==> flow/design.v <==
module regfile(
		input [4:0] wr_num, input [31:0] wr_data, input wr_en,
		input [4:0] rd0_num, output [31:0] rd0_data,
		input [4:0] rd1_num, output [31:0] rd1_data,
		input clk);
    reg[31:0] data [1:31];  
	always @(posedge clk)
        if(wr_en && wr_num!=0) data[wr_num] <= wr_data;
   	assign rd0_data = (rd0_num!=0) ? data[rd0_num] : 32'h00000000;
   	assign rd1_data = (rd1_num!=0) ? data[rd1_num] : 32'h00000000;
endmodule
module mips(input clk, reset,
            input  [31:0] instr_in, data_in,
            output [31:0] instr_addr, data_addr, data_out,
            output        data_rd_wr);
    parameter [31:0] pc_init = 32'h80020000;
    localparam OP_SPECIAL  = 6'b000000, OP_SPECIAL2 = 6'b011100,
               OP_J = 6'b000010, OP_JAL = 6'b000011,
               OP_BEQ = 6'b000100, OP_BNE = 6'b000101,
               OP_ADDIU = 6'b001001, OP_SLTI = 6'b001010, OP_LUI = 6'b001111,
               OP_LW = 6'b100011, OP_SW = 6'b101011;
    localparam FN_SLL = 6'b000000, FN_JR = 6'b001000,
               FN_ADDU = 6'b100001, FN_SUBU = 6'b100011, FN_MUL = 6'b000010;
    localparam A_ADD = 3'd0, A_SUB = 3'd1, A_SLT = 3'd2, A_SLL = 3'd3,
               A_MUL = 3'd4, A_LUI = 3'd5, A_LINK = 3'd6;
    reg  [31:0] pc;
    reg         id_valid;
    reg  [31:0] id_instr, id_pc4;
    wire        stall;
    wire        id_redirect;
    wire [31:0] id_target;
    assign instr_addr = pc;
    always @(posedge clk) begin
        if (reset) begin
            pc       <= pc_init;
            id_valid <= 1'b0;
        end else if (!stall) begin
            pc       <= id_redirect ? id_target : pc + 32'd4;
            id_valid <= 1'b1;
        end
        if (reset || !stall) begin
            id_instr <= instr_in;
            id_pc4   <= pc + 32'd4;
        end
    end
    wire [5:0]  op    = id_instr[31:26];
    wire [4:0]  f_rs  = id_instr[25:21];
    wire [4:0]  f_rt  = id_instr[20:16];
    wire [4:0]  f_rd  = id_instr[15:11];
    wire [4:0]  f_sa  = id_instr[10:6];
    wire [5:0]  fn    = id_instr[5:0];
    wire [15:0] f_imm = id_instr[15:0];
    wire [31:0] simm  = {{16{f_imm[15]}}, f_imm};
    reg        d_use_rs, d_use_rt, d_wr, d_load, d_store, d_imm, d_br_rs;
    reg        d_beq, d_bne, d_j, d_jr;
    reg [4:0]  d_dst;
    reg [2:0]  d_alu;
    always @* begin
        d_use_rs = 1'b0; d_use_rt = 1'b0; d_wr = 1'b0; d_load = 1'b0;
        d_store = 1'b0; d_imm = 1'b0; d_beq = 1'b0; d_bne = 1'b0;
        d_j = 1'b0; d_jr = 1'b0; d_dst = 5'd0; d_alu = A_ADD; d_br_rs = 1'b0;
        case (op)
            OP_ADDIU: begin d_use_rs = 1'b1; d_wr = 1'b1; d_dst = f_rt; d_imm = 1'b1; d_alu = A_ADD; end
            OP_SLTI:  begin d_use_rs = 1'b1; d_wr = 1'b1; d_dst = f_rt; d_imm = 1'b1; d_alu = A_SLT; end
            OP_LUI:   begin d_wr = 1'b1; d_dst = f_rt; d_alu = A_LUI; end
            OP_LW:    begin d_use_rs = 1'b1; d_wr = 1'b1; d_dst = f_rt; d_imm = 1'b1; d_load = 1'b1; end
            OP_SW:    begin d_use_rs = 1'b1; d_use_rt = 1'b1; d_imm = 1'b1; d_store = 1'b1; end
            OP_BEQ:   begin d_use_rs = 1'b1; d_use_rt = 1'b1; d_beq = 1'b1; end
            OP_BNE:   begin d_use_rs = 1'b1; d_use_rt = 1'b1; d_bne = 1'b1; end
            OP_J:     begin d_j = 1'b1; end
            OP_JAL:   begin d_j = 1'b1; d_wr = 1'b1; d_dst = 5'd31; d_alu = A_LINK; end
            OP_SPECIAL: case (fn)
                FN_SLL:  begin d_use_rt = 1'b1; d_wr = 1'b1; d_dst = f_rd; d_alu = A_SLL; end
                FN_JR:   begin d_use_rs = 1'b1; d_jr = 1'b1; end
                FN_SUBU: begin d_use_rs = 1'b1; d_use_rt = 1'b1; d_wr = 1'b1; d_dst = f_rd; d_alu = A_SUB; end
                default: begin d_use_rs = 1'b1; d_use_rt = 1'b1; d_wr = 1'b1; d_dst = f_rd; d_alu = A_ADD; end  
            endcase
            OP_SPECIAL2: if (fn == FN_MUL) begin
                d_use_rs = 1'b1; d_use_rt = 1'b1; d_wr = 1'b1; d_dst = f_rd; d_alu = A_MUL;
            end
            default: ;
        endcase
        if (d_dst == 5'd0) d_wr = 1'b0;
    end
    wire d_branch = d_beq | d_bne | d_jr;    
    reg        wb_wr;
    reg [4:0]  wb_dst;
    reg [31:0] wb_res;
    wire [31:0] rf_rs, rf_rt;
    regfile regs(.wr_num(wb_dst), .wr_data(wb_res), .wr_en(wb_wr),
                 .rd0_num(f_rs), .rd0_data(rf_rs),
                 .rd1_num(f_rt), .rd1_data(rf_rt),
                 .clk(clk));
    wire [31:0] id_rs_wb = (wb_wr && wb_dst == f_rs) ? wb_res : rf_rs;
    wire [31:0] id_rt_wb = (wb_wr && wb_dst == f_rt) ? wb_res : rf_rt;
    reg        ex_valid, ex_wr, ex_load, ex_store, ex_imm;
    reg [4:0]  ex_dst, ex_rs, ex_rt, ex_sa;
    reg [2:0]  ex_alu;
    reg [31:0] ex_a, ex_b, ex_simm, ex_link;
    reg        me_valid, me_wr, me_load, me_store;
    reg [4:0]  me_dst;
    reg [31:0] me_res, me_sdata;
    wire [31:0] br_rs = (me_valid && me_wr && me_dst == f_rs) ? me_res : id_rs_wb;
    wire [31:0] br_rt = (me_valid && me_wr && me_dst == f_rt) ? me_res : id_rt_wb;
    wire hz_rs = d_use_rs && f_rs != 5'd0;
    wire hz_rt = d_use_rt && f_rt != 5'd0;
    wire ex_hit = ex_valid && ex_wr && ((hz_rs && ex_dst == f_rs) || (hz_rt && ex_dst == f_rt));
    wire me_hit = me_valid && me_wr && me_load && ((hz_rs && me_dst == f_rs) || (hz_rt && me_dst == f_rt));
    assign stall = id_valid && ((ex_hit && (ex_load || d_branch)) || (me_hit && d_branch));
    wire br_eq = (br_rs == br_rt);
    assign id_redirect = id_valid && !stall &&
                         (d_j || d_jr || (d_beq && br_eq) || (d_bne && !br_eq));
    assign id_target = d_jr ? br_rs :
                       d_j  ? {id_pc4[31:28], id_instr[25:0], 2'b00} :
                              id_pc4 + {simm[29:0], 2'b00};
    always @(posedge clk) begin
        if (reset) begin
            ex_valid <= 1'b0;
        end else begin
            ex_valid <= id_valid && !stall;
        end
        ex_wr    <= d_wr && id_valid && !stall;
        ex_load  <= d_load;
        ex_store <= d_store && id_valid && !stall;
        ex_imm   <= d_imm;
        ex_alu   <= d_alu;
        ex_dst   <= d_dst;
        ex_rs    <= f_rs;
        ex_rt    <= f_rt;
        ex_sa    <= f_sa;
        ex_a     <= id_rs_wb;
        ex_b     <= id_rt_wb;
        ex_simm  <= simm;
        ex_link  <= id_pc4 + 32'd4;
    end
    wire [31:0] fa = (me_valid && me_wr && me_dst == ex_rs) ? me_res :
                     (wb_wr && wb_dst == ex_rs) ? wb_res : ex_a;
    wire [31:0] fb = (me_valid && me_wr && me_dst == ex_rt) ? me_res :
                     (wb_wr && wb_dst == ex_rt) ? wb_res : ex_b;
    wire [31:0] opb = ex_imm ? ex_simm : fb;
    reg [31:0] alu_y;
    always @* begin
        case (ex_alu)
            A_SUB:   alu_y = fa - opb;
            A_SLT:   alu_y = {31'd0, $signed(fa) < $signed(opb)};
            A_SLL:   alu_y = fb << ex_sa;
            A_MUL:   alu_y = fa * fb;
            A_LUI:   alu_y = {ex_simm[15:0], 16'd0};
            A_LINK:  alu_y = ex_link;
            default: alu_y = fa + opb;
        endcase
    end
    always @(posedge clk) begin
        if (reset) begin
            me_valid <= 1'b0;
            me_store <= 1'b0;
        end else begin
            me_valid <= ex_valid;
            me_store <= ex_valid && ex_store;
        end
        me_wr    <= ex_valid && ex_wr;
        me_load  <= ex_load;
        me_dst   <= ex_dst;
        me_res   <= alu_y;
        me_sdata <= fb;
    end
    assign data_addr  = me_res;
    assign data_out   = me_sdata;
    assign data_rd_wr = ~me_store;
    always @(posedge clk) begin
        if (reset) wb_wr <= 1'b0;
        else       wb_wr <= me_valid && me_wr;
        wb_dst <= me_dst;
        wb_res <= me_load ? data_in : me_res;
    end
endmodule
## Tool chain data of mips

Tool output for the design above, in the order of the flow.
Lines are those of the file above, counted from 1.
Cell names lack the library's common part.
The mark -- stands for no value.

| inputs | value |
|---|---|
| top module | mips |
| clock | clk |
| standard-cell library | sky130hd |
| library corner | tt_025C_1v80 |

## Word level

Counts by Yosys on the flattened word-level netlist (proc, flatten, opt, wreduce; memories kept). Print and check cells are left out. Cells with the same type and inputs are merged into one.
Yosys's memory passes give these memory sizes; they may raise the number of words (mostly to a power of two), join words into wider ones and drop unused or constant bits.

| operators by class | value |
|---|---|
| add/sub/neg operators | 5 |
| multipliers | 1 |
| div/mod/pow operators | 0 |
| order comparisons | 1 |
| eq/ne operators | 30 |
| shift operators | 1 |
| multiplexer cells | 42 |
| bitwise logic cells | 3 |
| reductions and logical operators | 54 |

Operators with widths:

| cell | count |
|---|---|
| 32-bit by 32-bit multiplier with 32-bit output | 1 |
| 32-bit 2-to-1 mux | 16 |
| 32-bit parallel mux with 6-bit select | 1 |
| 32-bit by 3-bit adder with 32-bit output with constant B | 2 |
| 32-bit adder | 2 |
| 5-bit == test | 10 |
| 1-bit logical AND | 32 |
| 32-bit subtractor | 1 |
| 32-bit < comparator | 1 |
| 32-bit == test | 1 |
| 32-bit by 5-bit left shift with 32-bit output | 1 |
| 5-bit 2-to-1 mux | 5 |
| 6-bit by 4-bit == test with 1-bit output with constant B | 4 |
| 5-bit parallel mux with 4-bit select | 1 |
| 6-bit by 2-bit == test with 1-bit output with constant B | 3 |
| 6-bit == test with constant B | 3 |
| 5-bit nonzero test | 3 |
| 3-bit parallel mux with 5-bit select | 1 |
| 1-bit 2-to-1 mux | 13 |
| 6-bit by 3-bit == test with 1-bit output with constant B | 2 |
| 6-bit logical NOT | 2 |
| 3-bit == test with constant B | 3 |
| 1-bit parallel mux with 3-bit select | 3 |
| 1-bit logical OR | 8 |
| 4-bit OR reduction | 2 |
| 3-bit by 2-bit == test with 1-bit output with constant B | 2 |
| 6-bit by 5-bit == test with 1-bit output with constant B | 1 |
| 6-bit OR reduction | 1 |

Other operator kinds: 10; their cells: 12.

| storage and ports | value |
|---|---|
| register bits after elaboration | 348 |
| latch bits | 0 |
| memory bits (writable) | 992 |
| ROM bits | 0 |
| word width x clocked read ports | 64 |
| memories | 1 |
| input port bits | 66 |
| elaborated cells | 166 |

Memories:

| name | depth | width | read ports | write ports | RTL line | source |
|---|---|---|---|---|---|---|
| regs.data | 31 | 32 | 2 | 1 | 6 | `reg[31:0] data [1:31];` |

## Logic depth

Yosys ltp: most cells in a row. Word level: on the elaborated netlist, between registers, memories and ports. Mapped: between sequential cells and ports; inverters and the memories' decode and read muxes count.

| depth | value |
|---|---|
| depth in word-level cells | 14 |
| ABC_AREA | 0 |
| mapped depth | 40 |
| mapped depth without buffers | 33 |

## Netlist

The flow's flattened synthesis, as Yosys stat reports it; memories are mapped. The netlist is that of the ABC_AREA named above (0 if unset); the other value can give another one.
The area totals of this step are shown rounded.

Cell types:

| type | count | total area (um^2) |
|---|---|---|
| edfxtp_1 | 1056 | 3.17E+04 |
| mux4_2 | 451 | 1.02E+04 |
| fa_1 | 411 | 8.23E+03 |
| dfxtp_1 | 292 | 5.85E+03 |
| ha_1 | 217 | 2.72E+03 |
| mux2i_1 | 258 | 2.58E+03 |
| nor2_1 | 681 | 2.56E+03 |
| inv_1 | 550 | 2064.48 |
| nand2_1 | 531 | 1.99E+03 |
| xnor2_1 | 189 | 1.66E+03 |
| a21oi_1 | 266 | 1.33E+03 |
| clkbuf_1 | 279 | 1.05E+03 |
| o21ai_0 | 206 | 1.03E+03 |
| a211oi_1 | 105 | 788.256 |
| xor2_1 | 79 | 691.914 |
| mux2_2 | 53 | 596.822 |
| a21o_1 | 73 | 548.026 |
| nand3_1 | 94 | 470.451 |

Other cell types: 79; their cells: 1112.

| synthesis totals | value |
|---|---|
| standard cells after synthesis | 6903 |
| synthesis area | 84000 um^2 |
| sequential part of the area | 38000 um^2 |
| flip-flop cells | 1348 |

By module: a second synthesis without flattening, with its own total; a netlist apart from the flattened one above.

| unflattened totals | value |
|---|---|
| cell total of the unflattened synthesis | 7041 |
| area (unflattened synthesis) | 85000 um^2 |

Rows give one instance, submodules left out.

By module:

| module | instances | cells | area (um^2) |
|---|---|---|---|
| regfile | 1 | 2593 | 46000 |
| mips | 1 | 4448 | 38000 |

## Timing after synthesis

OpenSTA on the mapped netlist: ideal clock, no wires. The path of least setup slack (recovery checks aside). Input and output delay are each 20% of the period. Register names are those of the netlist, which keeps one name where synthesis merged equal registers.

| path after synthesis | value |
|---|---|
| kind | reg2reg |
| from | register wb_dst[3] |
| to | register me_res[31] |
| clock period | 11.0 ns |
| library setup time | 0.120 ns |
| arrival time | 8.844 ns |
| setup slack | 2.037 ns |
| delay of the path | 8.964 ns |
| stages on the path | 36 |
| synthesis period reached | 8.963 ns |

"delay of the path" = arrival - input delay + setup time.
"stages on the path": output pins that drive a net of the path, with the launching flip-flop's if there is one; two outputs of one cell count as two.
"synthesis period reached" is the clock period less the worst setup slack; recovery checks do not enter. This is arithmetic on one report: input and output delays are still those of the set period (20% each).
The rows between start and end are the longest chain of elaborated cells between them; the timing report does not say that the signal goes this way. Where chains are equally long, one stands for them.
A line is the first line of the expression or statement that the cell stems from. Yosys adds cells for indexed reads and writes and turns some case tables into memories.

| on the way, after synthesis | value |
|---|---|
| cells stage by stage | dfxtp_1 clkbuf_1 xor2_1 nor4_1 and3_1 buf_2 buf_2 buf_2 buf_2 mux2i_1 a21o_1 clkbuf_1 nor2_1 fa_1 fa_1 fa_1 inv_1 fa_1 inv_1 fa_1 ha_1 fa_1 fa_1 ha_1 a21o_1 or3_1 a211oi_1 o21a_1 o31a_1 o21bai_1 a21oi_1 o21bai_1 a21boi_0 a21oi_1 xnor2_1 o2bb2ai_1 |
| length of the longest elaborated chain | 7 |
| elaborated cells on any way between the ends | 14 |
| classes of those cells | add/sub (2); mul (1); eq/ne (2); shift (1); mux (6); reduce/logical (2) |

RTL lines, path after synthesis:

| what | RTL line | source |
|---|---|---|
| start, declared | 87 | `reg [4:0]  wb_dst;` |
| start, assigned | 173 | `wb_dst <= me_dst;` |
| 5-bit == test | 139 | `(wb_wr && wb_dst == ex_rt) ? wb_res : ex_b;` |
| 1-bit logical AND | 139 |  |
| 32-bit 2-to-1 mux | 139 |  |
| 32-bit 2-to-1 mux | 138 | `wire [31:0] fb = (me_valid && me_wr && me_dst == ex_rt) ? me_res :` |
| 32-bit 2-to-1 mux | 140 | `wire [31:0] opb = ex_imm ? ex_simm : fb;` |
| 32-bit adder | 150 | `default: alu_y = fa + opb;` |
| 32-bit parallel mux with 6-bit select | 143 | `case (ex_alu)` |
| end, assigned | 164 | `me_res   <= alu_y;` |
| end, declared | 102 | `reg [31:0] me_res, me_sdata;` |

## Timing after layout

From the final timing report of record 1: the path of least setup slack in the routed layout; clock arrival at registers is part of the times.

| path post-layout | value |
|---|---|
| kind | reg2reg |
| from | register wb_dst[4] |
| to | register me_res[30] |
| clock period | 11.0 ns |
| library setup time | 0.09 ns |
| arrival time | 11.63 ns |
| setup slack | 0.11 ns |
| stages on the path | 35 |

The rows between start and end are the longest chain of elaborated cells between them; the timing report does not say that the signal goes this way. Where chains are equally long, one stands for them.

| on the way, post-layout | value |
|---|---|
| cells stage by stage | dfxtp_1 buf_2 xor2_1 or4_1 nor2_1 clkbuf_4 mux2i_1 a21o_1 buf_1 nor2_1 fa_1 inv_1 fa_1 inv_1 fa_1 inv_1 fa_1 inv_1 fa_1 fa_1 fa_1 fa_1 ha_1 a21o_1 a21o_1 a21oi_1 o211ai_1 a31oi_4 o31ai_4 nand2_1 nand2_1 a21oi_1 xnor2_1 nand2_1 o2111ai_1 |
| length of the longest elaborated chain | 7 |
| elaborated cells on any way between the ends | 14 |
| classes of those cells | add/sub (2); mul (1); eq/ne (2); shift (1); mux (6); reduce/logical (2) |

RTL lines, path post-layout:

| what | RTL line | source |
|---|---|---|
| start, declared | 87 | `reg [4:0]  wb_dst;` |
| start, assigned | 173 | `wb_dst <= me_dst;` |
| 5-bit == test | 139 | `(wb_wr && wb_dst == ex_rt) ? wb_res : ex_b;` |
| 1-bit logical AND | 139 |  |
| 32-bit 2-to-1 mux | 139 |  |
| 32-bit 2-to-1 mux | 138 | `wire [31:0] fb = (me_valid && me_wr && me_dst == ex_rt) ? me_res :` |
| 32-bit 2-to-1 mux | 140 | `wire [31:0] opb = ex_imm ? ex_simm : fb;` |
| 32-bit adder | 150 | `default: alu_y = fa + opb;` |
| 32-bit parallel mux with 6-bit select | 143 | `case (ex_alu)` |
| end, assigned | 164 | `me_res   <= alu_y;` |
| end, declared | 102 | `reg [31:0] me_res, me_sdata;` |

## Implementation results

Measured results for mips: 4 stored runs of the Yosys and OpenROAD flow on sky130hd. The settings differ; the order carries no meaning. The constraints put input and output delay at 20% of the set period each and load the outputs with 0.01 pF.
"period achieved" means the clock period less the worst setup slack. The figure is calculated, with input and output delays left at 20% of the set period.
"allowed time less slack (worst setup path)" means the part of the period allowed to the worst setup path (the constraints hold back 20% at inputs and 20% at outputs) less its slack; where the path has registers, the arrival times of their clocks count too.
The measured numbers are rounded.
A setting shown as n/a is not set for that run.
Among the results, n/a means that no value is shown for the run.

| run name | CELL_PAD_IN_SITES_GLOBAL_PLACEMENT | CORE_UTILIZATION | CTS_CLUSTER_SIZE | GPL_ROUTABILITY_DRIVEN | GPL_TIMING_DRIVEN | PLACE_DENSITY_LB_ADDON | SETUP_SLACK_MARGIN | period_ns | CAP_MARGIN | CORE_MARGIN | SLEW_MARGIN | MIN_ROUTING_LAYER | TNS_END_PERCENT | ABC_AREA | MAX_ROUTING_LAYER | PLACE_DENSITY | chip area in the Yosys report (um^2) | total die area (um^2) | standard-cell area after layout (um^2) | utilization after routing (%) | worst setup slack after layout (ns) | total negative setup slack (ns) | worst hold slack (ns) | period achieved (ns) | allowed time less slack (worst setup path) (ns) | class of the worst setup path |
|---|---|---|---|---|---|---|---|---|---|---|---|---|---|---|---|---|---|---|---|---|---|---|---|---|---|---|
| record 1 | 0 | 40 | 21 | 0 | 0 | 0.07 | 0.07 | 11.0 | 20 | 2 | 20 | n/a | n/a | n/a | n/a | n/a | 84000 | 210000 | 98000 | 47 | 0.11 | 0.000 | 0.37 | 10.888 | 10.89 | reg2reg |
| record 2 | n/a | 71 | n/a | 0 | n/a | 0.18 | -0.92 | 11.5 | 20 | 2 | 25 | met2 | 25 | n/a | n/a | n/a | n/a | n/a | n/a | n/a | n/a | n/a | n/a | n/a | n/a | n/a |
| record 3 | n/a | 39 | 78 | 0 | n/a | n/a | n/a | 14.1 | 25 | 2 | 20 | met1 | 35 | 1 | met5 | n/a | 88000 | 230000 | 97000 | 43 | 4.1 | 0.000 | 0.37 | 9.999 | 10.00 | reg2reg |
| record 4 | n/a | 40 | n/a | n/a | n/a | n/a | n/a | 10.0 | 20 | 2 | 20 | n/a | n/a | n/a | n/a | 0.6 | 84000 | 210000 | 95000 | 45 | 0.39 | 0.000 | 0.35 | 9.615 | 9.61 | reg2reg |

Record 2: no results, routing failed with GRT-0116
